==> flow/design.v <==
`timescale 1ns / 1ps
module PEv3(
    clk,
    rst, 
    in_en,
    data_horz,
    data_obli,
    data_vert,
    active,
    A,
    B,
    C,
    D,
    E,
    H,
    horz_out,
    obli_out,
    bypass_en,
    opsum
    );
    parameter iWIDTH = 16;
    parameter oWIDTH = 16;
    localparam M_WIDTH = oWIDTH;
    localparam A_WIDTH = oWIDTH;
    input clk, rst, active, in_en, A, B, C, D, E, H;
    input [iWIDTH-1:0] data_horz, data_obli;
    input [A_WIDTH-1:0] data_vert;
    output logic [A_WIDTH-1:0] opsum;
    output logic [iWIDTH-1:0] horz_out, obli_out;
    output logic bypass_en;
    logic [iWIDTH-1:0] data_a_reg;
    always@(posedge clk) begin
        if (rst == 0) begin
            data_a_reg <= 0;
        end
        else if (A_mux && in_en) begin
            data_a_reg <= data_horz;
        end
        else begin
            data_a_reg <= 0;
        end
    end
    logic [iWIDTH-1:0] data_b_reg;
    always@(posedge clk) begin
        if (rst == 0) begin
            data_b_reg <= 0;
        end
        else if (B_mux && in_en) begin
            data_b_reg <= (H_mux)? data_vert[iWIDTH-1:0]: data_obli;
        end 
        else begin
            data_b_reg <= 0;
        end
    end
    reg [M_WIDTH-1:0] m_reg;
    always@(posedge clk) begin
        if (rst == 0) begin
            m_reg <= 0;
        end
        else begin
            m_reg <= data_a_reg * data_b_reg;
        end
    end
    logic [A_WIDTH-1:0] a_wire;
    always@(m_reg or psum_mux) begin
        a_wire <= m_reg + psum_mux;
    end
    reg [A_WIDTH-1:0] psum_reg;
    always@(posedge clk) begin
        if (rst == 0) begin
            psum_reg <= 0;
        end
        else begin
            psum_reg <= a_wire;
        end
    end
    logic [A_WIDTH-1:0] psum_mux;
    always@(psum_reg or C_mux) begin
        if (C_mux == 1) begin
            psum_mux <= psum_reg;
        end
        else begin
            psum_mux <= 0;
        end
    end
    logic [A_WIDTH-1:0] opsum_mux;
    always@(a_wire or data_vert_mux or D_mux) begin
        if (D_mux == 1) begin
            opsum_mux <= a_wire;
        end
        else begin
            opsum_mux <= data_vert_mux;
        end
    end
    always@(posedge clk) begin
        if (rst == 0) begin
            opsum <= 0;
        end
        else begin
         opsum <= opsum_mux;
        end
    end
    logic [A_WIDTH-1:0] data_vert_mux;
    always@(data_vert or E_mux) begin
        if (E_mux == 1) begin
            data_vert_mux <= data_vert;
        end
        else begin
            data_vert_mux <= 0;
        end
    end
    wire A_mux;
    assign A_mux = (active)? A:0;
    wire B_mux;
    assign B_mux = (active)? B:0;
    wire C_mux;
    assign C_mux = (active)? C:0;
    wire D_mux;
    assign D_mux = (active)? D:0;
    wire E_mux;
    assign E_mux = E;
    wire H_mux;
    assign H_mux = (active)? H:0;
    assign horz_out = data_a_reg;
    assign obli_out = data_b_reg;
    always@(posedge clk) begin
        bypass_en <= in_en;
    end
endmodule
`timescale 1ns / 1ps
module ACv2(
    clk,
    rst,
    ipsum,
    bn_param_in_en,
    bn_param_in,
    config_bits,
    in_en,
    F,
    data_out,
    data_out_en,
    bn_param_out,
    bn_param_out_en
    );
    parameter IN_WIDTH = 32;  
    parameter ACC_WIDTH = 35;  
    parameter BN_SCALE_WIDTH = 16;
    parameter BN_SHIFT_WIDTH = 16;
    localparam BN_PARAM_WIDTH = BN_SCALE_WIDTH + BN_SHIFT_WIDTH;  
    input logic clk, rst, in_en, F, bn_param_in_en;
    input [2:0] config_bits;
    input logic [IN_WIDTH-1:0] ipsum;
    input [BN_PARAM_WIDTH-1:0] bn_param_in;
    output [ACC_WIDTH-1:0] data_out;
    output logic [BN_PARAM_WIDTH-1:0] bn_param_out;
    output logic bn_param_out_en, data_out_en;
    logic [IN_WIDTH-1:0] ipsum_reg;
    always@(posedge clk) begin
        if (~rst) begin
            ipsum_reg <= 0;
        end
        else if (in_en) begin
            ipsum_reg <= ipsum;
        end
        else begin
            ipsum_reg <= 0;
        end
    end
    logic [ACC_WIDTH-1:0] add_node;
    logic [ACC_WIDTH-1:0] psum_reg;
    always@(posedge clk) begin
        if (~rst) begin
            psum_reg <= 0;
        end
        else begin
            psum_reg <= add_node;
        end
    end
    logic in_en_dly;
    always@(posedge clk) begin
        in_en_dly <= in_en;
    end
    logic [ACC_WIDTH-1:0] psum_mux;
    assign psum_mux = (config_bits[2] & in_en_dly)? psum_reg:0;
    assign add_node = ipsum_reg + psum_mux;
    logic [BN_PARAM_WIDTH-1:0] bn_param_reg;
    always@(posedge clk) begin
        if (~rst) begin
            bn_param_reg <= 0;
        end
        else if (bn_param_in_en) begin
            bn_param_reg <= bn_param_in;
        end
    end
    logic [BN_SCALE_WIDTH-1:0] bn_scale;
    assign bn_scale = bn_param_reg[BN_PARAM_WIDTH-1:BN_PARAM_WIDTH-BN_SCALE_WIDTH];
    logic [BN_SHIFT_WIDTH-1:0] bn_shift;
    assign bn_shift = bn_param_reg[BN_SCALE_WIDTH-1:0];
    logic [BN_SCALE_WIDTH+ACC_WIDTH-1:0] bn_scale_node;
    assign bn_scale_node = add_node * bn_scale;
    logic [BN_SCALE_WIDTH+ACC_WIDTH:0] be_shift_node;
    assign be_shift_node = bn_scale_node + bn_shift;
    logic [BN_SCALE_WIDTH+ACC_WIDTH:0] bn_mux;
    assign bn_mux = (config_bits[0])? be_shift_node: add_node;
    logic [BN_SCALE_WIDTH+ACC_WIDTH:0] relu_node;
    assign relu_node = ($signed(bn_mux) > $signed(0))? bn_mux: 0;
    logic [BN_SCALE_WIDTH+ACC_WIDTH:0] relu_mux;
    assign relu_mux = (config_bits[1])? relu_node: bn_mux;
    assign data_out = relu_mux;
    assign data_out_en = F;
    always@(posedge clk) begin
        bn_param_out_en <= bn_param_in_en;
    end
    always@(posedge clk) begin
        bn_param_out <= bn_param_in;
    end
endmodule
`timescale 1ns / 1ps
module SystolicBank_v2(
	clk,
	rst,
	in_en,
	conv_mm,
	isac,
	isrelu,
	isbn,
	active_1,
	active_2,
	active_3,
	data_in_horz_1,
	data_in_horz_2,
	data_in_horz_3,
	data_in_obli_1,
	data_in_obli_2,
	data_in_obli_3,
	data_in_obli_4,
	data_in_obli_5,
	data_in_obli_6,
	bn_param_in,
	bn_param_in_en,
	A_1,
	A_2,
	A_3,
	A_4,
	B_1,
	B_2,
	B_3,
	B_4,
	C_1,
	C_2,
	C_3,
	C_4,
	D_1,
	D_2,
	D_3,
	D_4,
	E_1,
	E_2,
	E_3,
	E_4,
	F_1,
	F_2,
	F_3,
	F_4,
	G_1,
	G_2,
	G_3,
	G_4,
	H_1,
	H_2,
	H_3,
	H_4,
	dout_en_1,
	dout_en_2,
	dout_en_3,
	dout_en_4,
	dout_1,
	dout_2,
	dout_3,
	dout_4
);
	parameter nCols = 4;
	parameter nRows = 3;
	parameter iWidth = 8;
	parameter oWidth = 8;
	localparam MODE_CONV = 0; localparam MODE_MM = 1;
	input clk, rst, in_en, conv_mm, isac, isrelu, isbn;
	input active_1;
	input active_2;
	input active_3;
	input [7:0] data_in_horz_1;
	input [7:0] data_in_horz_2;
	input [7:0] data_in_horz_3;
	input [7:0] data_in_obli_1;
	input [7:0] data_in_obli_2;
	input [7:0] data_in_obli_3;
	input [7:0] data_in_obli_4;
	input [7:0] data_in_obli_5;
	input [7:0] data_in_obli_6;
	input [15:0] bn_param_in;
	input bn_param_in_en;
	input A_1;
	input A_2;
	input A_3;
	input A_4;
	input B_1;
	input B_2;
	input B_3;
	input B_4;
	input C_1;
	input C_2;
	input C_3;
	input C_4;
	input D_1;
	input D_2;
	input D_3;
	input D_4;
	input E_1;
	input E_2;
	input E_3;
	input E_4;
	input F_1;
	input F_2;
	input F_3;
	input F_4;
	input G_1;
	input G_2;
	input G_3;
	input G_4;
	input H_1;
	input H_2;
	input H_3;
	input H_4;
	output [7:0] dout_1;
	output [7:0] dout_2;
	output [7:0] dout_3;
	output [7:0] dout_4;
	output dout_en_1;
	output dout_en_2;
	output dout_en_3;
	output dout_en_4;
	logic bypass_en_1_0;
	logic bypass_en_1_1;
	logic bypass_en_1_2;
	logic bypass_en_1_3;
	logic bypass_en_1_4;
	logic bypass_en_2_0;
	logic bypass_en_2_1;
	logic bypass_en_2_2;
	logic bypass_en_2_3;
	logic bypass_en_2_4;
	logic bypass_en_3_0;
	logic bypass_en_3_1;
	logic bypass_en_3_2;
	logic bypass_en_3_3;
	logic bypass_en_3_4;
	logic [7:0] data_in_vert_1_1;
	logic [7:0] data_in_vert_1_2;
	logic [7:0] data_in_vert_1_3;
	logic [7:0] data_in_vert_1_4;
	logic [7:0] data_in_vert_2_1;
	logic [7:0] data_in_vert_2_2;
	logic [7:0] data_in_vert_2_3;
	logic [7:0] data_in_vert_2_4;
	logic [7:0] data_in_vert_3_1;
	logic [7:0] data_in_vert_3_2;
	logic [7:0] data_in_vert_3_3;
	logic [7:0] data_in_vert_3_4;
	logic [7:0] data_in_vert_4_1;
	logic [7:0] data_in_vert_4_2;
	logic [7:0] data_in_vert_4_3;
	logic [7:0] data_in_vert_4_4;
	logic [7:0] data_in_horz_1_0;
	logic [7:0] data_in_horz_1_1;
	logic [7:0] data_in_horz_1_2;
	logic [7:0] data_in_horz_1_3;
	logic [7:0] data_in_horz_1_4;
	logic [7:0] data_in_horz_2_0;
	logic [7:0] data_in_horz_2_1;
	logic [7:0] data_in_horz_2_2;
	logic [7:0] data_in_horz_2_3;
	logic [7:0] data_in_horz_2_4;
	logic [7:0] data_in_horz_3_0;
	logic [7:0] data_in_horz_3_1;
	logic [7:0] data_in_horz_3_2;
	logic [7:0] data_in_horz_3_3;
	logic [7:0] data_in_horz_3_4;
	logic [7:0] data_in_horz_4_0;
	logic [7:0] data_in_horz_4_1;
	logic [7:0] data_in_horz_4_2;
	logic [7:0] data_in_horz_4_3;
	logic [7:0] data_in_horz_4_4;
	logic [7:0] data_in_obli_1_0;
	logic [7:0] data_in_obli_1_1;
	logic [7:0] data_in_obli_1_2;
	logic [7:0] data_in_obli_1_3;
	logic [7:0] data_in_obli_1_4;
	logic [7:0] data_in_obli_2_0;
	logic [7:0] data_in_obli_2_1;
	logic [7:0] data_in_obli_2_2;
	logic [7:0] data_in_obli_2_3;
	logic [7:0] data_in_obli_2_4;
	logic [7:0] data_in_obli_3_0;
	logic [7:0] data_in_obli_3_1;
	logic [7:0] data_in_obli_3_2;
	logic [7:0] data_in_obli_3_3;
	logic [7:0] data_in_obli_3_4;
	logic [7:0] data_in_obli_4_0;
	logic [7:0] data_in_obli_4_1;
	logic [7:0] data_in_obli_4_2;
	logic [7:0] data_in_obli_4_3;
	logic [7:0] data_in_obli_4_4;
	logic [15:0] bn_param_out_1;
	logic [15:0] bn_param_out_2;
	logic [15:0] bn_param_out_3;
	logic [15:0] bn_param_out_4;
	logic bn_param_out_en_1;
	logic bn_param_out_en_2;
	logic bn_param_out_en_3;
	logic bn_param_out_en_4;
	assign data_in_vert_4_1 = (conv_mm == MODE_CONV)? 0: data_in_obli_3;
	assign data_in_vert_4_2 = (conv_mm == MODE_CONV)? 0: data_in_obli_4;
	assign data_in_vert_4_3 = (conv_mm == MODE_CONV)? 0: data_in_obli_5;
	assign data_in_vert_4_4 = (conv_mm == MODE_CONV)? 0: data_in_obli_6;
	assign bypass_en_1_0 = in_en;
	assign bypass_en_2_0 = in_en;
	assign bypass_en_3_0 = in_en;
	assign data_in_horz_1_0 = data_in_horz_1;
	assign data_in_horz_2_0 = data_in_horz_2;
	assign data_in_horz_3_0 = data_in_horz_3;
	assign data_in_obli_2_0 = (conv_mm == MODE_CONV)? data_in_obli_1: 0;
	assign data_in_obli_3_0 = (conv_mm == MODE_CONV)? data_in_obli_2: 0;
	assign data_in_obli_4_0 = (conv_mm == MODE_CONV)? data_in_obli_3: 0;
	assign data_in_obli_4_1 = (conv_mm == MODE_CONV)? data_in_obli_4: 0;
	assign data_in_obli_4_2 = (conv_mm == MODE_CONV)? data_in_obli_5: 0;
	assign data_in_obli_4_3 = (conv_mm == MODE_CONV)? data_in_obli_6: 0;
	PEv3 # (.iWIDTH(iWidth), .oWIDTH(oWidth)) p_1_1(.clk(clk), .rst(rst), .in_en(bypass_en_1_0), .data_vert(data_in_vert_2_1), .active(active_1), .data_horz(data_in_horz_1_0), .data_obli(data_in_obli_2_0), .A(A_1), .B(B_1), .C(C_1), .D(D_1), .E(E_1), .H(H_1), .horz_out(data_in_horz_1_1), .obli_out(data_in_obli_1_1), .bypass_en(bypass_en_1_1), .opsum(data_in_vert_1_1));
	PEv3 # (.iWIDTH(iWidth), .oWIDTH(oWidth)) p_1_2(.clk(clk), .rst(rst), .in_en(bypass_en_1_1), .data_vert(data_in_vert_2_2), .active(active_1), .data_horz(data_in_horz_1_1), .data_obli(data_in_obli_2_1), .A(A_2), .B(B_2), .C(C_2), .D(D_2), .E(E_2), .H(H_2), .horz_out(data_in_horz_1_2), .obli_out(data_in_obli_1_2), .bypass_en(bypass_en_1_2), .opsum(data_in_vert_1_2));
	PEv3 # (.iWIDTH(iWidth), .oWIDTH(oWidth)) p_1_3(.clk(clk), .rst(rst), .in_en(bypass_en_1_2), .data_vert(data_in_vert_2_3), .active(active_1), .data_horz(data_in_horz_1_2), .data_obli(data_in_obli_2_2), .A(A_3), .B(B_3), .C(C_3), .D(D_3), .E(E_3), .H(H_3), .horz_out(data_in_horz_1_3), .obli_out(data_in_obli_1_3), .bypass_en(bypass_en_1_3), .opsum(data_in_vert_1_3));
	PEv3 # (.iWIDTH(iWidth), .oWIDTH(oWidth)) p_1_4(.clk(clk), .rst(rst), .in_en(bypass_en_1_3), .data_vert(data_in_vert_2_4), .active(active_1), .data_horz(data_in_horz_1_3), .data_obli(data_in_obli_2_3), .A(A_4), .B(B_4), .C(C_4), .D(D_4), .E(E_4), .H(H_4), .horz_out(data_in_horz_1_4), .obli_out(data_in_obli_1_4), .bypass_en(bypass_en_1_4), .opsum(data_in_vert_1_4));
	PEv3 # (.iWIDTH(iWidth), .oWIDTH(oWidth)) p_2_1(.clk(clk), .rst(rst), .in_en(bypass_en_2_0), .data_vert(data_in_vert_3_1), .active(active_2), .data_horz(data_in_horz_2_0), .data_obli(data_in_obli_3_0), .A(A_1), .B(B_1), .C(C_1), .D(D_1), .E(E_1), .H(H_1), .horz_out(data_in_horz_2_1), .obli_out(data_in_obli_2_1), .bypass_en(bypass_en_2_1), .opsum(data_in_vert_2_1));
	PEv3 # (.iWIDTH(iWidth), .oWIDTH(oWidth)) p_2_2(.clk(clk), .rst(rst), .in_en(bypass_en_2_1), .data_vert(data_in_vert_3_2), .active(active_2), .data_horz(data_in_horz_2_1), .data_obli(data_in_obli_3_1), .A(A_2), .B(B_2), .C(C_2), .D(D_2), .E(E_2), .H(H_2), .horz_out(data_in_horz_2_2), .obli_out(data_in_obli_2_2), .bypass_en(bypass_en_2_2), .opsum(data_in_vert_2_2));
	PEv3 # (.iWIDTH(iWidth), .oWIDTH(oWidth)) p_2_3(.clk(clk), .rst(rst), .in_en(bypass_en_2_2), .data_vert(data_in_vert_3_3), .active(active_2), .data_horz(data_in_horz_2_2), .data_obli(data_in_obli_3_2), .A(A_3), .B(B_3), .C(C_3), .D(D_3), .E(E_3), .H(H_3), .horz_out(data_in_horz_2_3), .obli_out(data_in_obli_2_3), .bypass_en(bypass_en_2_3), .opsum(data_in_vert_2_3));
	PEv3 # (.iWIDTH(iWidth), .oWIDTH(oWidth)) p_2_4(.clk(clk), .rst(rst), .in_en(bypass_en_2_3), .data_vert(data_in_vert_3_4), .active(active_2), .data_horz(data_in_horz_2_3), .data_obli(data_in_obli_3_3), .A(A_4), .B(B_4), .C(C_4), .D(D_4), .E(E_4), .H(H_4), .horz_out(data_in_horz_2_4), .obli_out(data_in_obli_2_4), .bypass_en(bypass_en_2_4), .opsum(data_in_vert_2_4));
	PEv3 # (.iWIDTH(iWidth), .oWIDTH(oWidth)) p_3_1(.clk(clk), .rst(rst), .in_en(bypass_en_3_0), .data_vert(data_in_vert_4_1), .active(active_3), .data_horz(data_in_horz_3_0), .data_obli(data_in_obli_4_0), .A(A_1), .B(B_1), .C(C_1), .D(D_1), .E(E_1), .H(H_1), .horz_out(data_in_horz_3_1), .obli_out(data_in_obli_3_1), .bypass_en(bypass_en_3_1), .opsum(data_in_vert_3_1));
	PEv3 # (.iWIDTH(iWidth), .oWIDTH(oWidth)) p_3_2(.clk(clk), .rst(rst), .in_en(bypass_en_3_1), .data_vert(data_in_vert_4_2), .active(active_3), .data_horz(data_in_horz_3_1), .data_obli(data_in_obli_4_1), .A(A_2), .B(B_2), .C(C_2), .D(D_2), .E(E_2), .H(H_2), .horz_out(data_in_horz_3_2), .obli_out(data_in_obli_3_2), .bypass_en(bypass_en_3_2), .opsum(data_in_vert_3_2));
	PEv3 # (.iWIDTH(iWidth), .oWIDTH(oWidth)) p_3_3(.clk(clk), .rst(rst), .in_en(bypass_en_3_2), .data_vert(data_in_vert_4_3), .active(active_3), .data_horz(data_in_horz_3_2), .data_obli(data_in_obli_4_2), .A(A_3), .B(B_3), .C(C_3), .D(D_3), .E(E_3), .H(H_3), .horz_out(data_in_horz_3_3), .obli_out(data_in_obli_3_3), .bypass_en(bypass_en_3_3), .opsum(data_in_vert_3_3));
	PEv3 # (.iWIDTH(iWidth), .oWIDTH(oWidth)) p_3_4(.clk(clk), .rst(rst), .in_en(bypass_en_3_3), .data_vert(data_in_vert_4_4), .active(active_3), .data_horz(data_in_horz_3_3), .data_obli(data_in_obli_4_3), .A(A_4), .B(B_4), .C(C_4), .D(D_4), .E(E_4), .H(H_4), .horz_out(data_in_horz_3_4), .obli_out(data_in_obli_3_4), .bypass_en(bypass_en_3_4), .opsum(data_in_vert_3_4));
	ACv2 # (.IN_WIDTH(oWidth), .ACC_WIDTH(oWidth), .BN_SCALE_WIDTH(oWidth), .BN_SHIFT_WIDTH(oWidth)) ac_1(.clk(clk), .rst(rst), .config_bits({isac, isrelu, isbn}), .in_en(G_1), .ipsum(data_in_vert_1_1), .F(F_1), .bn_param_in_en(bn_param_in_en), .bn_param_in(bn_param_in), .bn_param_out(bn_param_out_1), .bn_param_out_en(bn_param_out_en_1), .data_out_en(dout_en_1), .data_out(dout_1));
	ACv2 # (.IN_WIDTH(oWidth), .ACC_WIDTH(oWidth), .BN_SCALE_WIDTH(oWidth), .BN_SHIFT_WIDTH(oWidth)) ac_2(.clk(clk), .rst(rst), .config_bits({isac, isrelu, isbn}), .in_en(G_2), .ipsum(data_in_vert_1_2), .F(F_2), .bn_param_in_en(bn_param_out_en_1), .bn_param_in(bn_param_out_1), .bn_param_out(bn_param_out_2), .bn_param_out_en(bn_param_out_en_2), .data_out_en(dout_en_2), .data_out(dout_2));
	ACv2 # (.IN_WIDTH(oWidth), .ACC_WIDTH(oWidth), .BN_SCALE_WIDTH(oWidth), .BN_SHIFT_WIDTH(oWidth)) ac_3(.clk(clk), .rst(rst), .config_bits({isac, isrelu, isbn}), .in_en(G_3), .ipsum(data_in_vert_1_3), .F(F_3), .bn_param_in_en(bn_param_out_en_2), .bn_param_in(bn_param_out_2), .bn_param_out(bn_param_out_3), .bn_param_out_en(bn_param_out_en_3), .data_out_en(dout_en_3), .data_out(dout_3));
	ACv2 # (.IN_WIDTH(oWidth), .ACC_WIDTH(oWidth), .BN_SCALE_WIDTH(oWidth), .BN_SHIFT_WIDTH(oWidth)) ac_4(.clk(clk), .rst(rst), .config_bits({isac, isrelu, isbn}), .in_en(G_4), .ipsum(data_in_vert_1_4), .F(F_4), .bn_param_in_en(bn_param_out_en_3), .bn_param_in(bn_param_out_3), .bn_param_out(bn_param_out_4), .bn_param_out_en(bn_param_out_en_4), .data_out_en(dout_en_4), .data_out(dout_4));
endmodule
`timescale 1ns / 1ps
module DFSMv2(
    clk,
    rst,
    start,
    config_bits,
    in_en,
    start_out,
    in_en_bypass,
    A, B, C, D, E, F, G, H
    );
    parameter MAX_nPERIOD = 8;
    parameter MAX_nLMAC = 3*512*8;
    parameter MAX_nSHFT = 192;
    localparam CONF_REG_LEN = $clog2(MAX_nPERIOD) + $clog2(MAX_nLMAC) + $clog2(MAX_nSHFT);
    localparam MAC_CNT_WIDTH = (MAX_nLMAC > MAX_nSHFT)? MAX_nLMAC:MAX_nSHFT;
    input clk, rst, start, in_en;
    input [CONF_REG_LEN:0] config_bits;
    output logic start_out, in_en_bypass, A, B, C, D, E, F, G, H;
    localparam S0 = 0; localparam S1 = 1; localparam S2 = 2; localparam S0p = 3;
    localparam mdCONV = 0; localparam mdMM = 1;
    logic mode;
    assign mode = config_bits[CONF_REG_LEN];
    logic [$clog2(MAX_nPERIOD)-1:0] config_nPeriod;
    assign config_nPeriod = config_bits[CONF_REG_LEN-1:CONF_REG_LEN-$clog2(MAX_nPERIOD)];
    logic [$clog2(MAX_nLMAC)-1:0] config_nLMAC;
    assign config_nLMAC = config_bits[CONF_REG_LEN-$clog2(MAX_nPERIOD)-1:CONF_REG_LEN-$clog2(MAX_nPERIOD)-$clog2(MAX_nLMAC)];
    logic [$clog2(MAX_nSHFT)-1:0] config_nSHFT;
    assign config_nSHFT = config_bits[CONF_REG_LEN-$clog2(MAX_nPERIOD)-$clog2(MAX_nLMAC)-1:0];
    reg [1:0] state;
    always@(posedge clk) begin
        if (rst == 0) begin
            state <= S0;
        end
        else begin
            case (state)
                S0: begin
                        if (start) begin
                            state <= S0p;
                        end
                    end
                S0p: begin
                        if (in_en) begin
                            state <= S1;
                        end
                     end
                S1: begin
                        if (!(mac_count < config_nLMAC-1)) begin
                            state <= S2;
                        end 
                        else begin
                            if (~in_en) begin
                                state <= S0p;
                            end
                        end
                    end
                S2: begin
                        if (!(mac_count < config_nSHFT-1)) begin
                            if (period_count < config_nPeriod-1) begin
                                state <= (in_en)? S1:S0p;
                            end
                            else begin
                                state <= S0;
                            end
                        end
                    end
            endcase
        end
    end
    reg [$clog2(MAC_CNT_WIDTH)-1:0] mac_count;
    always@(posedge clk) begin
        if (~rst) begin
            mac_count <= 0;
        end
        else begin
            if (state == S1) begin
                if (mac_count < config_nLMAC-1) begin
                    mac_count <= mac_count + 1;
                end
                else begin
                    mac_count <= 0;
                end
            end
            else if (state == S2) begin
                if (mac_count < config_nSHFT-1) begin
                    mac_count <= mac_count + 1;
                end
                else begin
                    mac_count <= 0;
                end
            end
            else if (state == S0p) begin
                mac_count <= mac_count;
            end
            else begin
                mac_count <= 0;
            end
        end
    end
    reg [$clog2(MAX_nPERIOD)-1:0] period_count;
    always@(posedge clk) begin
        if (rst == 0) begin
            period_count <= 0;
        end
        else if (state == S0) begin
            period_count <= 0;
        end
        else if (state == S2 && (!(mac_count == MAX_nSHFT-1))) begin
            if (period_count < config_nPeriod-1) begin
                period_count <= period_count + 1;
            end
            else begin
                period_count <= 0;
            end
        end
    end
    always@(state) begin
        if (state == S1) begin
            A = 1;
        end
        else begin
            A = 0;
        end
    end
    always@(state) begin
        if (state == S1 || state == S0p) begin
            B = 1;
        end
        else begin
            B = 0;
        end
    end
    always@(posedge clk) begin
        if (state == S1 || state == S0p) begin
            C <= 1;
        end
        else begin
            C <= 0;
        end
    end
    always@(posedge clk) begin
        if (state == S1) begin
            D <= 1;
        end
        else begin
            D <= 0;
        end
    end
    always@(posedge clk) begin
        if (state == S2) begin
            E <= 1;
        end
        else begin
            E <= 0;
        end
    end
    reg [MAX_nSHFT-1:0] F_dly;
    always@(posedge clk) begin
        if (rst == 0) begin
            F_dly <= 0;
        end
        else if (state == S2 && mac_count == 0) begin
            F_dly <= {F_dly[MAX_nSHFT-2:0], 1'b1};
        end
        else begin
            F_dly <= {F_dly[MAX_nSHFT-2:0], 1'b0};
        end
    end
    always@(posedge clk) begin
        if (rst == 0) begin
            F <= 0;
        end
        else begin
            F <= F_dly[config_nSHFT-1];
        end
    end
    always@(posedge clk) begin
        G <= (state == S2)? 1:0;
    end
    always@(posedge clk) begin
        H <= (mode == mdMM && state == S1)? 1: 0;
    end
    always@(posedge clk) begin
        in_en_bypass <= in_en;
    end
    always@(posedge clk) begin
        start_out <= start;
    end
endmodule
`timescale 1ns / 1ps
module DFSMv3(
    clk,
    rst,
    start,
    config_bits,
    all_data_rdy,
    in_en,
    start_out,
    in_en_bypass,
    data_preread,
    A, B, C, D, E, F, G, H
    );
    parameter MAX_nPERIOD = 8;
    parameter MAX_nLMAC = 3*512*8;
    parameter MAX_nSHFT = 192;
    localparam CONF_REG_LEN = $clog2(MAX_nPERIOD) + $clog2(MAX_nLMAC) + $clog2(MAX_nSHFT);
    localparam MAC_CNT_WIDTH = (MAX_nLMAC > MAX_nSHFT)? MAX_nLMAC:MAX_nSHFT;
    input clk, rst, start, all_data_rdy, in_en;
    input [CONF_REG_LEN:0] config_bits;
    output logic start_out, in_en_bypass, data_preread, A, B, C, D, E, F, G, H;
    localparam S0 = 0; localparam S1 = 1; localparam S2 = 2; localparam S0p = 3;
    localparam mdCONV = 0; localparam mdMM = 1;
    logic mode;
    assign mode = config_bits[CONF_REG_LEN];
    logic [$clog2(MAX_nPERIOD)-1:0] config_nPeriod;
    assign config_nPeriod = config_bits[CONF_REG_LEN-1:CONF_REG_LEN-$clog2(MAX_nPERIOD)];
    logic [$clog2(MAX_nLMAC)-1:0] config_nLMAC;
    assign config_nLMAC = config_bits[CONF_REG_LEN-$clog2(MAX_nPERIOD)-1:CONF_REG_LEN-$clog2(MAX_nPERIOD)-$clog2(MAX_nLMAC)];
    logic [$clog2(MAX_nSHFT)-1:0] config_nSHFT;
    assign config_nSHFT = config_bits[CONF_REG_LEN-$clog2(MAX_nPERIOD)-$clog2(MAX_nLMAC)-1:0];
    reg [1:0] state;
    always@(posedge clk) begin
        if (rst == 0) begin
            state <= S0;
        end
        else begin
            case (state)
                S0: begin
                        if (start) begin
                            state <= S0p;
                        end
                    end
                S0p: begin
                        if (all_data_rdy) begin
                            state <= S1;
                        end
                     end
                S1: begin
                        if (!(mac_count < config_nLMAC-1)) begin
                            state <= S2;
                        end 
                        else begin
                            if (~all_data_rdy) begin
                                state <= S0p;
                            end
                        end
                    end
                S2: begin
                        if (!(mac_count < config_nSHFT-1)) begin
                            if (period_count < config_nPeriod-1) begin
                                state <= (all_data_rdy)? S1:S0p;
                            end
                            else begin
                                state <= S0;
                            end
                        end
                    end
            endcase
        end
    end
    reg [$clog2(MAC_CNT_WIDTH)-1:0] mac_count;
    always@(posedge clk) begin
        if (~rst) begin
            mac_count <= 0;
        end
        else begin
            if (state == S1) begin
                if (mac_count < config_nLMAC-1) begin
                    mac_count <= mac_count + 1;
                end
                else begin
                    mac_count <= 0;
                end
            end
            else if (state == S2) begin
                if (mac_count < config_nSHFT-1) begin
                    mac_count <= mac_count + 1;
                end
                else begin
                    mac_count <= 0;
                end
            end
            else if (state == S0p) begin
                mac_count <= mac_count;
            end
            else begin
                mac_count <= 0;
            end
        end
    end
    reg [$clog2(MAX_nPERIOD)-1:0] period_count;
    always@(posedge clk) begin
        if (rst == 0) begin
            period_count <= 0;
        end
        else if (state == S0) begin
            period_count <= 0;
        end
        else if (state == S2 && (!(mac_count == MAX_nSHFT-1))) begin
            if (period_count < config_nPeriod-1) begin
                period_count <= period_count + 1;
            end
            else begin
                period_count <= 0;
            end
        end
    end
    logic A_dly;
    always@(posedge clk) begin
        if (state == S1) begin
            A_dly <= 1;
        end
        else begin
            A_dly <= 0;
        end
    end
    always@(posedge clk) begin
        A <= A_dly;
    end
    logic B_dly;
    always@(posedge clk) begin
        if (state == S1 || state == S0p) begin
            B_dly <= 1;
        end
        else begin
            B_dly <= 0;
        end
    end
    always@(posedge clk) begin
        B <= B_dly;
    end
    logic [1:0] C_dly;
    always@(posedge clk) begin
        if (state == S1 || state == S0p) begin
            C_dly <= {C_dly[0], 1'b1};
        end
        else begin
            C_dly <= {C_dly[0], 1'b0};
        end
    end
    always@(posedge clk) begin
        C <= C_dly[1];
    end
    logic [2:0] D_dly;
    always@(posedge clk) begin
        if (state == S1) begin
            D_dly <= {D_dly[1:0], 1'b1};
        end
        else begin
            D_dly <= {D_dly[1:0], 1'b0};
        end
    end
    always@(posedge clk) begin
        D <= D_dly[2];
    end
    logic [1:0] E_dly;
    always@(posedge clk) begin
        E_dly <= (state == S2)? {E_dly[0], 1'b1} : {E_dly[0], 1'b0}; 
    end
    always@(posedge clk) begin
        E <= E_dly[1];
    end
    reg [MAX_nSHFT+1:0] F_dly;
    always@(posedge clk) begin
        if (rst == 0) begin
            F_dly <= 0;
        end
        else if (state == S2 && mac_count == 0) begin
            F_dly <= {F_dly[MAX_nSHFT:0], 1'b1};
        end
        else begin
            F_dly <= {F_dly[MAX_nSHFT:0], 1'b0};
        end
    end
    always@(posedge clk) begin
        if (rst == 0) begin
            F <= 0;
        end
        else begin
            F <= F_dly[config_nSHFT+1];
        end
    end
    logic [1:0] G_dly;
    always@(posedge clk) begin
        G_dly <= (state == S2)? {G_dly[0], 1'b1}:{G_dly[0], 1'b0};
    end
    always@(posedge clk) begin
        G <= G_dly[1];
    end
    logic [1:0] H_dly;
    always@(posedge clk) begin
        H_dly <= (mode == mdMM && state == S1)? {H_dly[0], 1'b1}: {H_dly[0], 1'b0};
    end
    always@(posedge clk) begin
        H <= H_dly[1];
    end
    always@(posedge clk) begin
        in_en_bypass <= in_en;
    end
    always@(posedge clk) begin
        start_out <= start;
    end
    assign data_preread = (state == S1)? 1: 0;
endmodule
module SystolicCore(
	input clk,
	input rst,
	input start,
	input mode_conv_mm,
	input isac,
	input isrelu,
	input isbn,
	input [22:0] dfsm_config,
	input all_data_rdy,
	input pe_config_1_1,
	input pe_config_1_2,
	input pe_config_1_3,
	input pe_config_2_1,
	input pe_config_2_2,
	input pe_config_2_3,
	input [7:0] data_horz_1_1,
	input [7:0] data_horz_1_2,
	input [7:0] data_horz_1_3,
	input [7:0] data_horz_2_1,
	input [7:0] data_horz_2_2,
	input [7:0] data_horz_2_3,
	input [7:0] data_obli_1,
	input [7:0] data_obli_2,
	input [7:0] data_obli_3,
	input [7:0] data_obli_4,
	input [7:0] data_obli_5,
	input [7:0] data_obli_6,
	input [15:0] data_bn_1,
	input [15:0] data_bn_2,
	input data_bn_en,
	output data_preread,
	output [7:0] dout_1_1,
	output [7:0] dout_1_2,
	output [7:0] dout_1_3,
	output [7:0] dout_1_4,
	output [7:0] dout_2_1,
	output [7:0] dout_2_2,
	output [7:0] dout_2_3,
	output [7:0] dout_2_4,
	output dout_en_1_1,
	output dout_en_1_2,
	output dout_en_1_3,
	output dout_en_1_4,
	output dout_en_2_1,
	output dout_en_2_2,
	output dout_en_2_3,
	output dout_en_2_4
);
	parameter nCols = 4;
	parameter nRows = 3;
	parameter iWidth = 8;
	parameter oWidth = 8;
	parameter DFSM_MAX_nPERIOD = 512;
	parameter DFSM_MAX_nLMAC = 3072;
	parameter DFSM_MAX_nSHFT = 3;
	logic A_1, A_2, A_3, A_4;
	logic B_1, B_2, B_3, B_4;
	logic C_1, C_2, C_3, C_4;
	logic D_1, D_2, D_3, D_4;
	logic E_1, E_2, E_3, E_4;
	logic F_1, F_2, F_3, F_4;
	logic G_1, G_2, G_3, G_4;
	logic H_1, H_2, H_3, H_4;
	logic dfsm_data_en_1, dfsm_data_en_2, dfsm_data_en_3, dfsm_data_en_4;
	logic start_bypass_1, start_bypass_2, start_bypass_3, start_bypass_4;
	logic array_data_en;
	always@(posedge clk) begin
		if (~rst) begin
			array_data_en <= 0;
		end
		else begin
			array_data_en <= data_preread;
		end
	end
	SystolicBank_v2 # (.iWidth(iWidth), .oWidth(oWidth), .nRows(nRows), .nCols(nCols)) bank_1(.clk(clk), .rst(rst), .in_en(array_data_en), .conv_mm(mode_conv_mm), .isac(isac), .isrelu(isrelu), .isbn(isbn), .bn_param_in_en(data_bn_en), .bn_param_in(data_bn_1), .active_1(pe_config_1_1), .active_2(pe_config_1_2), .active_3(pe_config_1_3), .data_in_horz_1(data_horz_1_1), .data_in_horz_2(data_horz_1_2), .data_in_horz_3(data_horz_1_3), .data_in_obli_1(data_obli_1), .data_in_obli_2(data_obli_2), .data_in_obli_3(data_obli_3), .data_in_obli_4(data_obli_4), .data_in_obli_5(data_obli_5), .data_in_obli_6(data_obli_6), .A_1(A_1), .A_2(A_2), .A_3(A_3), .A_4(A_4), .B_1(B_1), .B_2(B_2), .B_3(B_3), .B_4(B_4), .C_1(C_1), .C_2(C_2), .C_3(C_3), .C_4(C_4), .D_1(D_1), .D_2(D_2), .D_3(D_3), .D_4(D_4), .E_1(E_1), .E_2(E_2), .E_3(E_3), .E_4(E_4), .F_1(F_1), .F_2(F_2), .F_3(F_3), .F_4(F_4), .G_1(G_1), .G_2(G_2), .G_3(G_3), .G_4(G_4), .H_1(H_1), .H_2(H_2), .H_3(H_3), .H_4(H_4), .dout_en_1(dout_en_1_1), .dout_en_2(dout_en_1_2), .dout_en_3(dout_en_1_3), .dout_en_4(dout_en_1_4), .dout_1(dout_1_1), .dout_2(dout_1_2), .dout_3(dout_1_3), .dout_4(dout_1_4));
	SystolicBank_v2 # (.iWidth(iWidth), .oWidth(oWidth), .nRows(nRows), .nCols(nCols)) bank_2(.clk(clk), .rst(rst), .in_en(array_data_en), .conv_mm(mode_conv_mm), .isac(isac), .isrelu(isrelu), .isbn(isbn), .bn_param_in_en(data_bn_en), .bn_param_in(data_bn_2), .active_1(pe_config_2_1), .active_2(pe_config_2_2), .active_3(pe_config_2_3), .data_in_horz_1(data_horz_2_1), .data_in_horz_2(data_horz_2_2), .data_in_horz_3(data_horz_2_3), .data_in_obli_1(data_obli_1), .data_in_obli_2(data_obli_2), .data_in_obli_3(data_obli_3), .data_in_obli_4(data_obli_4), .data_in_obli_5(data_obli_5), .data_in_obli_6(data_obli_6), .A_1(A_1), .A_2(A_2), .A_3(A_3), .A_4(A_4), .B_1(B_1), .B_2(B_2), .B_3(B_3), .B_4(B_4), .C_1(C_1), .C_2(C_2), .C_3(C_3), .C_4(C_4), .D_1(D_1), .D_2(D_2), .D_3(D_3), .D_4(D_4), .E_1(E_1), .E_2(E_2), .E_3(E_3), .E_4(E_4), .F_1(F_1), .F_2(F_2), .F_3(F_3), .F_4(F_4), .G_1(G_1), .G_2(G_2), .G_3(G_3), .G_4(G_4), .H_1(H_1), .H_2(H_2), .H_3(H_3), .H_4(H_4), .dout_en_1(dout_en_2_1), .dout_en_2(dout_en_2_2), .dout_en_3(dout_en_2_3), .dout_en_4(dout_en_2_4), .dout_1(dout_2_1), .dout_2(dout_2_2), .dout_3(dout_2_3), .dout_4(dout_2_4));
	DFSMv3 # (.MAX_nPERIOD(DFSM_MAX_nPERIOD), .MAX_nLMAC(DFSM_MAX_nLMAC), .MAX_nSHFT(DFSM_MAX_nSHFT)) fsm_1(.clk(clk), .rst(rst), .config_bits({mode_conv_mm, dfsm_config}), .all_data_rdy(all_data_rdy), .in_en(array_data_en), .start(start), .data_preread(data_preread), .in_en_bypass(dfsm_data_en_1), .start_out(start_bypass_1), .A(A_1), .B(B_1), .C(C_1), .D(D_1), .E(E_1), .F(F_1), .G(G_1), .H(H_1));
	DFSMv2 # (.MAX_nPERIOD(DFSM_MAX_nPERIOD), .MAX_nLMAC(DFSM_MAX_nLMAC), .MAX_nSHFT(DFSM_MAX_nSHFT)) fsm_2(.clk(clk), .rst(rst), .config_bits({mode_conv_mm, dfsm_config}), .in_en(dfsm_data_en_1), .start(start_bypass_1), .in_en_bypass(dfsm_data_en_2), .start_out(start_bypass_2), .A(A_2), .B(B_2), .C(C_2), .D(D_2), .E(E_2), .F(F_2), .G(G_2), .H(H_2));
	DFSMv2 # (.MAX_nPERIOD(DFSM_MAX_nPERIOD), .MAX_nLMAC(DFSM_MAX_nLMAC), .MAX_nSHFT(DFSM_MAX_nSHFT)) fsm_3(.clk(clk), .rst(rst), .config_bits({mode_conv_mm, dfsm_config}), .in_en(dfsm_data_en_2), .start(start_bypass_2), .in_en_bypass(dfsm_data_en_3), .start_out(start_bypass_3), .A(A_3), .B(B_3), .C(C_3), .D(D_3), .E(E_3), .F(F_3), .G(G_3), .H(H_3));
	DFSMv2 # (.MAX_nPERIOD(DFSM_MAX_nPERIOD), .MAX_nLMAC(DFSM_MAX_nLMAC), .MAX_nSHFT(DFSM_MAX_nSHFT)) fsm_4(.clk(clk), .rst(rst), .config_bits({mode_conv_mm, dfsm_config}), .in_en(dfsm_data_en_3), .start(start_bypass_3), .in_en_bypass(dfsm_data_en_4), .start_out(start_bypass_4), .A(A_4), .B(B_4), .C(C_4), .D(D_4), .E(E_4), .F(F_4), .G(G_4), .H(H_4));
endmodule
## Tool chain data of SystolicCore

Tool output for the design above, in the order of the flow.
Lines are those of the file above, counted from 1.
Library cell names are shortened.
Not given: -

- Design top: SystolicCore
- Clock port: clk
- Cell library: sky130hd
- Timing corner: tt_025C_1v80

## Elaborated design

Counts by Yosys on the flattened word-level netlist (proc, flatten, opt, wreduce; memories kept). Register bits leave out memories and registers merged into their read ports (data or address). Print and check cells are left out.

- Add/subtract/negate cells: 52
- Multipliers: 32
- Order comparisons: 20
- Equal/unequal tests: 36
- Shift operators: 4
- Muxes and demuxes: 337
- Bitwise logic cells: 5
- Reduce/logical cells: 140

Operators by type and width:

| operator | count |
|---|---|
| multiplier 8 x 8 -> 8 bit | 24 |
| multiplier 8 x 8 -> 16 bit | 8 |
| 2-to-1 mux 8 bit | 126 |
| less-than comparator 12 x 32 -> 1 bit | 8 |
| adder 8 bit | 32 |
| 2-to-1 mux 12 bit | 20 |
| 2-to-1 mux 1 bit | 147 |
| adder 16 x 8 -> 17 bit | 8 |
| greater-than comparator 17 x 1 -> 1 bit (second input constant) | 8 |
| 2-to-1 mux 17 bit | 8 |
| less-than comparator 9 x 32 -> 1 bit | 4 |
| AND reduction 2 bit | 52 |
| logical AND 1 bit | 60 |
| 2-to-1 mux 2 bit | 28 |
| adder 12 x 1 -> 12 bit (second input constant) | 4 |
| equality test 12 x 2 -> 1 bit (second input constant) | 4 |
| logical NOT 12 bit | 4 |
| adder 9 x 1 -> 9 bit (second input constant) | 4 |
| 2-to-1 mux 9 bit | 4 |
| parallel mux 2 bit (select 4 bit) | 4 |
| != test 2 bit (second input constant) | 12 |
| AND reduction 5 bit | 4 |
| equality test 2 bit (second input constant) | 8 |
| nonzero test 4 bit | 4 |
| subtractor 12 x 1 -> 13 bit (second input constant) | 1 |
| != test 3 x 1 -> 1 bit (second input constant) | 4 |
| != test 3 bit (second input constant) | 4 |
| subtractor 9 x 1 -> 10 bit (second input constant) | 1 |

Other operator kinds: 11; their cells: 31.

- Bits in registers: 1471
- Output and inout bits: 73
- Cells after elaboration: 839

## Longest topological paths

Longest topological path by Yosys (ltp), each cell counted once; first at word level (registers and memories cut), then after technology mapping (sequential cells cut; the memories' decode and read muxes count).

- Depth after elaboration: 9
- ABC_AREA: 0
- Mapped depth: 28

## Synthesis result

Yosys stat after the flow's synthesis: flattened, memories mapped to cells. It holds for the ABC_AREA given above (unset counts as 0); a run with the other value may have another netlist.

Cell types:

| cell type | count | total area (um^2) |
|---|---|---|
| dfxtp_1 | 1469 | 2.94E+04 |
| fa_1 | 672 | 1.35E+04 |
| ha_1 | 1067 | 1.34E+04 |
| and2_1 | 1337 | 8.36E+03 |
| inv_1 | 1209 | 4.54E+03 |
| xnor2_1 | 475 | 4160.24 |
| nand2_1 | 964 | 3618.47 |
| nor2_1 | 769 | 2.89E+03 |
| a21oi_1 | 470 | 2.35E+03 |
| xor2_1 | 244 | 2137.05 |
| and3_1 | 296 | 1.85E+03 |
| mux2i_1 | 176 | 1761.69 |
| nand3_1 | 321 | 1.61E+03 |
| a21o_1 | 165 | 1.24E+03 |
| clkbuf_1 | 277 | 1.04E+03 |
| o21bai_1 | 60 | 450.432 |
| o21ai_0 | 88 | 440.422 |
| nor2b_1 | 63 | 394.128 |

Not listed: further types 64, cells in them 546.

- Cell count: 10668
- Mapped area: 96929.2 um^2
- Flip-flop cells: 1469
- Buffers: 324

The figures by module come from a second, unflattened synthesis with its own total; it is not the netlist above.

- Cells (unflattened synthesis): 11098
- Area total of the unflattened synthesis: 101603.7 um^2

Rows give one instance, submodules left out.

Modules:

| module | instances | cells | area (um^2) | seq. area (um^2) |
|---|---|---|---|---|
| PEv3 | 24 | 270 | 2428.6 | 820.8 |
| ACv2 | 8 | 409 | 3998.8 | 1001.0 |
| DFSMv2 | 3 | 288 | 2486.1 | 700.7 |
| DFSMv3 | 1 | 304 | 2756.4 | 920.9 |
| SystolicBank_v2 | 2 | 88 | 543.0 | 0.0 |
| SystolicCore | 1 | 2 | 26.3 | 20.0 |

## Path before layout

Path of least setup slack by OpenSTA after synthesis, without wires, with an ideal clock, recovery checks aside; 20% of the period is set as input and as output delay. Where synthesis merged equal registers, the netlist keeps one of their names.

- Path kind: input -> output
- From: input isac
- To: output dout_1_3[0]
- Clock period: 12.0 ns
- Input delay: 2.400 ns
- External output delay: 2.400 ns
- Launch time at the first pin: 2.400 ns
- Arrival: 8.680 ns
- Data required time: 9.600 ns
- Slack: 0.920 ns
- Delay of the path: 6.280 ns
- Driving pins on the path: 27
- Buffers on the path: 4
- Synthesis period reached: 11.08 ns

"delay of the path" is the arrival time less input delay plus setup time.
A path that ends at an output port has no setup time.
"driving pins on the path": output pins that drive a net of the path, with the launching flip-flop's if there is one; two outputs of one cell count as two.
"synthesis period reached" is the clock period less the worst setup slack; recovery checks do not enter. This is arithmetic on one report: input and output delays are still those of the set period (20% each).
Between the ends stands the longest chain of elaborated cells between them, by number of cells; it is not shown to be the way that was timed. Of several equally long chains one is given.
A line is the first line of the expression or statement that the cell stems from. Yosys adds cells for indexed reads and writes and turns some case tables into memories.

- Cells stage by stage: clkbuf_1 clkbuf_1 clkbuf_1 and3_1 ha_1 fa_1 a211oi_1 o21bai_1 a21oi_1 xnor2_1 clkbuf_1 and2_1 fa_1 fa_1 inv_1 fa_1 fa_1 inv_1 ha_1 o21ai_0 o21ai_0 a21oi_1 mux2_2 nor4_1 a41o_1 a31o_2 nor2_1
- Length of the longest elaborated chain: 9

RTL lines, path post-synthesis:

| element | RTL line | source |
|---|---|---|
| start, declared | 863 | `input isac,` |
| AND 1 bit | 184 | `assign psum_mux = (config_bits[2] & in_en_dly)? psum_reg:0;` |
| 2-to-1 mux 8 bit | 184 |  |
| adder 8 bit | 185 | `assign add_node = ipsum_reg + psum_mux;` |
| multiplier 8 x 8 -> 16 bit | 200 | `assign bn_scale_node = add_node * bn_scale;` |
| adder 16 x 8 -> 17 bit | 202 | `assign be_shift_node = bn_scale_node + bn_shift;` |
| 2-to-1 mux 17 bit | 204 | `assign bn_mux = (config_bits[0])? be_shift_node: add_node;` |
| greater-than comparator 17 x 1 -> 1 bit | 206 | `assign relu_node = ($signed(bn_mux) > $signed(0))? bn_mux: 0;` |
| 2-to-1 mux 8 bit | 206 |  |
| 2-to-1 mux 8 bit | 208 | `assign relu_mux = (config_bits[1])? relu_node: bn_mux;` |
| end, declared | 892 | `output [7:0] dout_1_3,` |

## Path in the finished layout

Path of least setup slack in the final report of run 1 (OpenROAD, finished layout, wires in). Where an end is a register, its clock arrival counts in the times.

- Path kind: input -> output
- From: input isac
- To: output dout_2_3[1]
- Clock period: 12.9 ns
- Input delay: 2.58 ns
- External output delay: 2.58 ns
- Launch time at the first pin: 2.58 ns
- Arrival: 8.79 ns
- Data required time: 10.32 ns
- Slack: 1.53 ns
- Driving pins on the path: 28
- Buffers on the path: 4

Between the ends stands the longest chain of elaborated cells between them, by number of cells; it is not shown to be the way that was timed. Of several equally long chains one is given.

- Cells stage by stage: buf_16 and3_4 ha_4 inv_2 fa_2 nor2b_2 o31a_1 mux2i_4 nand2_4 buf_4 and2_4 fa_1 fa_1 fa_1 inv_1 fa_1 inv_2 ha_4 nand3_2 or4_4 a21oi_2 a211oi_2 o31a_1 o41ai_2 a21o_2 buf_6 nor2_4 buf_6
- Length of the longest elaborated chain: 9

RTL lines, path after layout:

| element | RTL line | source |
|---|---|---|
| start, declared | 863 | `input isac,` |
| AND 1 bit | 184 | `assign psum_mux = (config_bits[2] & in_en_dly)? psum_reg:0;` |
| 2-to-1 mux 8 bit | 184 |  |
| adder 8 bit | 185 | `assign add_node = ipsum_reg + psum_mux;` |
| multiplier 8 x 8 -> 16 bit | 200 | `assign bn_scale_node = add_node * bn_scale;` |
| adder 16 x 8 -> 17 bit | 202 | `assign be_shift_node = bn_scale_node + bn_shift;` |
| 2-to-1 mux 17 bit | 204 | `assign bn_mux = (config_bits[0])? be_shift_node: add_node;` |
| greater-than comparator 17 x 1 -> 1 bit | 206 | `assign relu_node = ($signed(bn_mux) > $signed(0))? bn_mux: 0;` |
| 2-to-1 mux 8 bit | 206 |  |
| 2-to-1 mux 8 bit | 208 | `assign relu_mux = (config_bits[1])? relu_node: bn_mux;` |
| end, declared | 896 | `output [7:0] dout_2_3,` |

Memo
Re: implementation data of SystolicCore

Measured data: module SystolicCore, platform sky130hd, 5 stored runs of the flow under differing settings, order arbitrary. Input and output delays are each 20% of the period that was set; the output load is 0.01 pF.
"worst setup path time" means the part of the period allowed to the worst setup path (the constraints hold back 20% at inputs and 20% at outputs) less its slack; where the path has registers, the arrival times of their clocks count too.
By "total power of the final layout" is meant OpenSTA's value without simulated activity: inputs other than the clock are taken to toggle once in ten clock periods, and the tool carries that through the logic.

### Run 1

Settings: `CAP_MARGIN=30`, `CORE_UTILIZATION=26`, `GPL_ROUTABILITY_DRIVEN=0`, `HOLD_SLACK_MARGIN=0.15`, `MAX_ROUTING_LAYER=met5`, `PLACE_DENSITY_LB_ADDON=0.02`, `SETUP_SLACK_MARGIN=2.07`, `period_ns=12.9`, `CORE_MARGIN=2`, `SLEW_MARGIN=20`

- Die area: 377702.0 um^2
- Final design utilization: 31.0%
- Total negative slack: 0.000 ns
- Worst setup slack after layout: 1.529 ns
- Total power of the final layout: 10.876 mW
- Post-synthesis cell area: 96929.2 um^2
- Worst setup path time: 6.21 ns
- Worst path kind: input -> output

### Run 2

Settings: `CELL_PAD_IN_SITES_DETAIL_PLACEMENT=1`, `CELL_PAD_IN_SITES_GLOBAL_PLACEMENT=1`, `CORE_MARGIN=7`, `CORE_UTILIZATION=56`, `CTS_CLUSTER_DIAMETER=253`, `CTS_CLUSTER_SIZE=18`, `MAX_ROUTING_LAYER=met4`, `MIN_ROUTING_LAYER=met1`, `SLEW_MARGIN=10`, `TNS_END_PERCENT=85`, `period_ns=6.99`, `CAP_MARGIN=20`

- Die area: 184934.0 um^2
- Post-synthesis cell area: 96929.2 um^2
- Final design utilization: 63.7%
- Worst setup path time: 6.55 ns
- Worst path kind: input -> output
- Worst setup slack after layout: -2.356 ns
- Total power of the final layout: 14.873 mW
- Total negative slack: -117.566 ns

### Run 3

Settings: `ABC_AREA=0`, `CORE_ASPECT_RATIO=1.99`, `CORE_MARGIN=3`, `CORE_UTILIZATION=20`, `CTS_CLUSTER_DIAMETER=52`, `CTS_CLUSTER_SIZE=44`, `GPL_TIMING_DRIVEN=1`, `PLACE_DENSITY_LB_ADDON=0.29`, `SETUP_SLACK_MARGIN=-0.33`, `TNS_END_PERCENT=55`, `period_ns=10.0`, `CAP_MARGIN=20`, `SLEW_MARGIN=20`

- Post-synthesis cell area: 96929.2 um^2
- Worst setup path time: 6.25 ns
- Worst path kind: input -> output
- Die area: 493536.0 um^2
- Total power of the final layout: 12.718 mW
- Worst setup slack after layout: -0.253 ns
- Final design utilization: 23.8%
- Total negative slack: -2.007 ns

### Run 4

Settings: `CAP_MARGIN=30`, `CORE_ASPECT_RATIO=1.01`, `CORE_MARGIN=3`, `CORE_UTILIZATION=26`, `CTS_CLUSTER_DIAMETER=112`, `GPL_ROUTABILITY_DRIVEN=0`, `MAX_ROUTING_LAYER=met4`, `PLACE_DENSITY_LB_ADDON=0.02`, `SETUP_SLACK_MARGIN=2.07`, `SLEW_MARGIN=30`, `period_ns=7.3`

- Post-synthesis cell area: 96929.2 um^2
- Total power of the final layout: 19.306 mW
- Worst setup slack after layout: -1.601 ns
- Worst setup path time: 5.98 ns
- Worst path kind: input -> output
- Final design utilization: 31.8%
- Die area: 380165.0 um^2
- Total negative slack: -88.439 ns

### Run 5

Settings: `CORE_UTILIZATION=45`, `PLACE_DENSITY=0.6`, `period_ns=12.0`, `CAP_MARGIN=20`, `CORE_MARGIN=2`, `SLEW_MARGIN=20`

- Post-synthesis cell area: 96929.2 um^2
- Total negative slack: 0.000 ns
- Final design utilization: 50.5%
- Total power of the final layout: 10.870 mW
- Die area: 219127.0 um^2
- Worst setup slack after layout: 0.285 ns
- Worst setup path time: 6.91 ns
- Worst path kind: input -> output
